==> flow/design.v <==
module pg_0 (
    input logic a,
    input logic b,
    output logic p,
    output logic g
);
assign p = a ^ b;
assign g = a & b;
endmodule
module pg_1plus (
    input logic pi_cur,
    input logic gi_cur,
    input logic pi_prev,
    input logic gi_prev,
    output logic pout,
    output logic gout
);
assign pout = pi_cur & pi_prev;
assign gout = gi_cur | (pi_cur & gi_prev);
endmodule
module ks_add #(
    parameter N = 64
)
(
    input  logic         clk,
    input  logic         rstn_,
    input  logic         en,
    input  logic [N-1:0] a,
    input  logic [N-1:0] b,
    output logic [N-1:0] out
);
    localparam int stages = $clog2(N) + 1;
    function automatic integer log2_arr(input integer x);
        integer k;
        begin
            log2_arr = 0;
            for (k = 1; k < 31; k = k + 1)
                if (x >= (1 << k)) log2_arr = k;
        end
    endfunction
    genvar i;
    generate
        for (i = 0; i < stages; i++) begin : gen_pg
            logic [(N-(2**(i-1)))-1:0] g_reg_array;
            logic [(N-(2**(i-1)))-1:0] p_reg_array;
            logic [(N-(2**(i-1)))-1:0] p_out_array;
            logic [(N-(2**(i-1)))-1:0] g_out_array;
        end
    endgenerate
    genvar j;
    generate
        for (j = 0; j < stages; j++) begin : reg_assign
            always_ff @( posedge clk ) begin
                if ( !rstn_ ) begin
                    gen_pg[j].g_reg_array <= 0;
                    gen_pg[j].p_reg_array <= 0;
                end
                else if ( en ) begin
                    gen_pg[j].g_reg_array <= gen_pg[j].g_out_array;
                    gen_pg[j].p_reg_array <= gen_pg[j].p_out_array;
                end
                else begin
                    gen_pg[j].g_reg_array <= gen_pg[j].g_reg_array;
                    gen_pg[j].p_reg_array <= gen_pg[j].p_reg_array;
                end
            end
        end
    endgenerate
    genvar step;
    generate 
        for (i = 0; i < N; i++) begin
            pg_0 step0(a[i], b[i], gen_pg[0].p_out_array[i], gen_pg[0].g_out_array[i]);
        end
        for (step = 1; step <= stages; step++) begin
            for (i = 0; i < N-2**(step-1); i++) begin 
                if (step == 1) begin
                    pg_1plus stepn(gen_pg[0].p_reg_array[i+1],  
                                 gen_pg[0].g_reg_array[i+1], 
                                 gen_pg[0].p_reg_array[i], 
                                 gen_pg[0].g_reg_array[i], 
                                 gen_pg[step].p_out_array[i], 
                                 gen_pg[step].g_out_array[i]);
                end
                if (step > 1) begin
                    if (i==0) begin
                        pg_1plus stepn(gen_pg[step-1].p_reg_array[i+2**(step-2)],  
                                 gen_pg[step-1].g_reg_array[i+2**(step-2)], 
                                 gen_pg[0].p_reg_array[0], 
                                 gen_pg[0].g_reg_array[0], 
                                 gen_pg[step].p_out_array[0], 
                                 gen_pg[step].g_out_array[0]);
                    end
                    else if (i < 2**(step-2)) begin 
                        pg_1plus stepn(gen_pg[step-1].p_reg_array[i+2**(step-2)],                                         
                                 gen_pg[step-1].g_reg_array[i+2**(step-2)],                                            
                                 gen_pg[log2_arr(i)+1].p_reg_array[i-2**(log2_arr(i))], 
                                 gen_pg[log2_arr(i)+1].g_reg_array[i-2**(log2_arr(i))],
                                 gen_pg[step].p_out_array[i], 
                                 gen_pg[step].g_out_array[i]);
                    end
                    else begin  
                        pg_1plus stepn(gen_pg[step-1].p_reg_array[i+2**(step-2)],  
                                 gen_pg[step-1].g_reg_array[i+2**(step-2)], 
                                 gen_pg[step-1].p_reg_array[i-2**(step-2)], 
                                 gen_pg[step-1].g_reg_array[i-2**(step-2)], 
                                 gen_pg[step].p_out_array[i], 
                                 gen_pg[step].g_out_array[i]);
                    end
                end
            end
        end
    endgenerate
    generate
        for (i = 0; i < N; i++) begin
            if ( i==0 ) begin
                assign out[0] = gen_pg[0].p_reg_array[0];
            end
            else if ( i==1 ) begin
                assign out[1] = gen_pg[0].p_reg_array[1] ^ gen_pg[0].g_reg_array[0];
            end
            else if (i <= N/2) begin  
                assign out[i] = (gen_pg[0].p_reg_array[i]) ^ (gen_pg[log2_arr(i-1)+1].g_reg_array[(i-1)-2**log2_arr(i-1)]); 
            end
            else begin
                assign out[i] = gen_pg[0].p_reg_array[i] ^ gen_pg[stages-1].g_reg_array[(i-1)-(N/2)]; 
            end
        end
    endgenerate
endmodule
Memo
Re: synthesis data of ks_add

From RTL to reports: ks_add
Each step is given for the RTL above and for the edited RTL.
"before" refers to lines of the RTL above, "after" to lines of the edited file.
"difference" is "after" less "before", of the values as shown.
Operators carry their Yosys type and port widths (W data, S select, Z words).
Cell names lack the library's common part.
A cell with -- has no value.
- design top: ks_add
- clock port: clk
- standard-cell library: sky130hd
- library corner: tt_025C_1v80

Edit of the RTL
Unified diff, file above to edited file.
The edit is scripted: it alters the design's behaviour and was not made to optimise anything.
begin of diff
@@ -92,10 +92,6 @@
                     end
                     else if (i < 2**(step-2)) begin 
-                        pg_1plus stepn(gen_pg[step-1].p_reg_array[i+2**(step-2)],                                         
-                                 gen_pg[step-1].g_reg_array[i+2**(step-2)],                                            
-                                 gen_pg[log2_arr(i)+1].p_reg_array[i-2**(log2_arr(i))], 
-                                 gen_pg[log2_arr(i)+1].g_reg_array[i-2**(log2_arr(i))],
-                                 gen_pg[step].p_out_array[i], 
-                                 gen_pg[step].g_out_array[i]);
+                        assign gen_pg[step].p_out_array[i] = 0;
+                        assign gen_pg[step].g_out_array[i] = 0;
                     end
                     else begin  
end of diff

Elaborated design
Yosys after proc, flatten, opt, wreduce and memory -nomap, before mapping. Enables and synchronous resets that opt folds into registers are not counted as muxes. Memory bits, and registers merged into a memory's read port (data or address), are not among the register bits. Print and check cells are not counted. Equal cells are merged and count once.
- word-level totals (element ; before ; after ; difference):
    flip-flop bits (word level) ; 737 ; 695 ; -42
    word-level cells ; 1133 ; 1015 ; -118
- cells by class (element ; before ; after ; difference):
    bitwise gates (word level) ; 1120 ; 1002 ; -118
- operators by type and width (kind ; before ; after ; difference):
    $and A1 B1 Y1 ; 673 ; 619 ; -54
    $or A1 B1 Y1 ; 320 ; 282 ; -38
    $xor A1 B1 Y1 ; 127 ; 101 ; -26

Depth
Longest topological path by Yosys (ltp), each cell counted once; first at word level (registers and memories cut), then after technology mapping (sequential cells cut; the memories' decode and read muxes count).
- logic depth (element ; before ; after ; difference):
    depth in word-level cells ; 2 ; 2 ; 0
    ABC_AREA ; 0 ; 0 ; --
    depth in mapped cells ; 6 ; 6 ; 0
    gate-level depth less buffers ; 3 ; 3 ; 0

After synthesis
Source: synth_stat.txt of the flow (Yosys; design flattened, memories mapped). It holds for the ABC_AREA given above (unset counts as 0); a run with the other value may have another netlist.
- synthesis totals (element ; before ; after ; difference):
    cell count ; 2999 ; 2545 ; -454
    synthesis area (um^2) ; 28085.7 ; 23920.4 ; -4165.3
    flip-flop cells ; 695 ; 593 ; -102
    buffers ; 219 ; 210 ; -9
- cells by type (type ; before ; after ; difference):
    a21oi_1 ; 630 ; 502 ; -128
    dfxtp_1 ; 695 ; 593 ; -102
    o21ai_0 ; 316 ; 252 ; -64
    nand2b_1 ; 253 ; 204 ; -49
    nand3_1 ; 253 ; 204 ; -49
    a21boi_1 ; 237 ; 197 ; -40
    buf_6 ; 33 ; 2 ; -31
    xor2_1 ; 62 ; 36 ; -26
    buf_2 ; 51 ; 67 ; +16
    buf_4 ; 40 ; 54 ; +14
    mux2i_1 ; 126 ; 137 ; +11
    nor2b_1 ; 126 ; 137 ; +11
    a21boi_0 ; 16 ; 7 ; -9
    clkbuf_1 ; 95 ; 87 ; -8
    ha_1 ; 64 ; 64 ; 0
    nor2_1 ; 1 ; 1 ; 0
    xnor2_1 ; 1 ; 1 ; 0
By module: a second synthesis without flattening, with its own total; a netlist apart from the flattened one above.
- unflattened totals (element ; before ; after ; difference):
    cell total of the unflattened synthesis ; 3095 ; 2696 ; -399
    area total of the unflattened synthesis (um^2) ; 32986.6 ; 28878.9 ; -4107.7
Each row is one instance without its submodules.
- modules, before (module ; instances ; cells ; area (um^2)):
    ks_add ; 1 ; 2401 ; 27850.5
    pg_1plus ; 315 ; 2 ; 13.8
    pg_0 ; 64 ; 1 ; 12.5
- modules, after (module ; instances ; cells ; area (um^2)):
    ks_add ; 1 ; 2108 ; 24472.2
    pg_1plus ; 262 ; 2 ; 13.8
    pg_0 ; 64 ; 1 ; 12.5

Worst setup path after synthesis
Source: OpenSTA report_checks on the synthesized netlist (no wires, ideal clock, input and output delay 20% of the period each), path of least setup slack; recovery checks are left aside. Register names are those of the netlist, which keeps one name where synthesis merged equal registers.
- path after synthesis (element ; before ; after ; difference):
    kind ; input port to flip-flop ; input port to flip-flop ; --
    start point ; input en ; input en ; --
    end point ; register (no name shown) ; register (no name shown) ; --
    clock period (ns) ; 2.0 ; 2.0 ; 0.0
    input delay (ns) ; 0.400 ; 0.400 ; 0.000
    data arrival time (ns) ; 1.170 ; 1.167 ; -0.003
    path slack (ns) ; 0.714 ; 0.712 ; -0.002
    path delay (ns) ; 0.886 ; 0.889 ; +0.003
    stages ; 6 ; 6 ; 0
    path buffers ; 4 ; 4 ; 0
    synthesis period reached (ns) ; 1.286 ; 1.288 ; +0.002
"path delay" = arrival - input delay + setup time.
"stages" counts driving pins, that of a launching flip-flop among them; a cell with two outputs on the path counts twice.
"synthesis period reached" is the clock period less the worst setup slack; recovery checks do not enter. This is arithmetic on one report: input and output delays are still those of the set period (20% each).
Between the ends, after synthesis, before:
- cells stage by stage: buf_2 buf_6 buf_6 buf_6 mux2i_1 nor2b_1
- ends and longest elaborated chain, after synthesis, before (element ; line ; source):
    from (decl) ; 27 ; input  logic         en,
before: No chain of elaborated cells between the ends is given.
Between the ends, after synthesis, after:
- cells stage by stage: buf_4 buf_4 buf_4 buf_2 o21ai_0 a21oi_1
- ends and longest elaborated chain, after synthesis, after (element ; line ; source):
    from (decl) ; 27 ; input  logic         en,
after: No chain of elaborated cells between the ends is given.

Timing after layout
From the final timing report of the runs of pair A: the path of least setup slack in the routed layout; clock arrival at registers is part of the times.
- path after layout (element ; before ; after ; difference):
    kind ; flip-flop to output port ; flip-flop to output port ; --
    start point ; register (no name shown) ; register (no name shown) ; --
    end point ; output out[41] ; output out[10] ; --
    clock period (ns) ; 1.93 ; 1.93 ; 0.00
    data arrival time (ns) ; 1.50 ; 1.50 ; 0.00
    path slack (ns) ; 0.05 ; 0.04 ; -0.01
    stages ; 3 ; 2 ; -1
    path buffers ; 1 ; 1 ; 0
Between the ends stands the longest chain of elaborated cells between them, by number of cells; it is not shown to be the way that was timed. Of several equally long chains one is given.
A line is the first line of the expression or statement that the cell stems from. Yosys adds cells for indexed reads and writes and turns some case tables into memories.
Between the ends, after layout, before:
- cells stage by stage: dfxtp_2 xor2_1 dlygate4sd2_1
- cells in the longest elaborated chain at 1
- ends and longest elaborated chain, after layout, before (element ; line ; source):
    $xor A1 B1 Y1 ; 125 ; assign out[i] = gen_pg[0].p_reg_array[i] ^ gen_pg[stages-1].g_reg_array[(i-1)-(N/2)];
    to (decl) ; 30 ; output logic [N-1:0] out
Between the ends, after layout, after:
- cells stage by stage: dfxtp_2 clkdlybuf4s50_1
- cells in the longest elaborated chain at 0
- ends and longest elaborated chain, after layout, after (element ; line ; source):
    to (decl) ; 30 ; output logic [N-1:0] out

Flow runs
Both versions went through the flow (Yosys, OpenROAD) with the same settings in each pair. Constraints: input delay and output delay 20% of the set period each, output load 0.01 pF.
Flow settings, pair A:
- period_ns: 1.93
- CAP_MARGIN: 20
- noted CORE_MARGIN: 2
- noted CORE_UTILIZATION: 40
- SLEW_MARGIN at 20
- final reports, pair A (element ; before ; after ; difference):
    synthesis area (um^2) ; 28085.7 ; 23920.4 ; -4165.3
    die size (um^2) ; 72350.2 ; 61772.1 ; -10578.1
    standard-cell area after layout (um^2) ; 33818.7 ; 28630.0 ; -5188.7
    utilization in the final report (%) ; 48.5 ; 48.5 ; 0.0
    setup slack of the critical path (ns) ; 0.048 ; 0.043 ; -0.005
    sum of negative setup slack (ns) ; 0.000 ; 0.000 ; 0.000
    smallest hold slack (ns) ; 0.171 ; 0.164 ; -0.007
    power consumption (mW) ; 32.800 ; 27.680 ; -5.120
    clock period reached (ns) ; 1.882 ; 1.887 ; +0.005
Flow settings, pair B:
- CELL_PAD_IN_SITES_DETAIL_PLACEMENT at 1
- CORE_ASPECT_RATIO: 1.48
- noted CORE_MARGIN: 9
- noted CORE_UTILIZATION: 51
- noted GPL_ROUTABILITY_DRIVEN: 0
- GPL_TIMING_DRIVEN at 1
- noted PLACE_DENSITY_LB_ADDON: 0.2
- period_ns: 2.26
- CAP_MARGIN: 20
- SLEW_MARGIN at 20
- final reports, pair B (element ; before ; after ; difference):
    synthesis area (um^2) ; 28085.7 ; 23920.4 ; -4165.3
    die size (um^2) ; 64004.5 ; 55173.7 ; -8830.8
    standard-cell area after layout (um^2) ; 32950.4 ; 28030.6 ; -4919.8
    utilization in the final report (%) ; 60.6 ; 60.5 ; -0.1
    setup slack of the critical path (ns) ; 0.041 ; 0.043 ; +0.002
    sum of negative setup slack (ns) ; 0.000 ; 0.000 ; 0.000
    smallest hold slack (ns) ; 0.227 ; 0.242 ; +0.015
    power consumption (mW) ; 27.337 ; 23.222 ; -4.115
    clock period reached (ns) ; 2.219 ; 2.217 ; -0.002
"clock period reached" = clock period - worst setup slack. The figure is calculated, with input and output delays left at 20% of the set period.
"power consumption" is the tool's figure for a default switching activity; nothing was simulated.
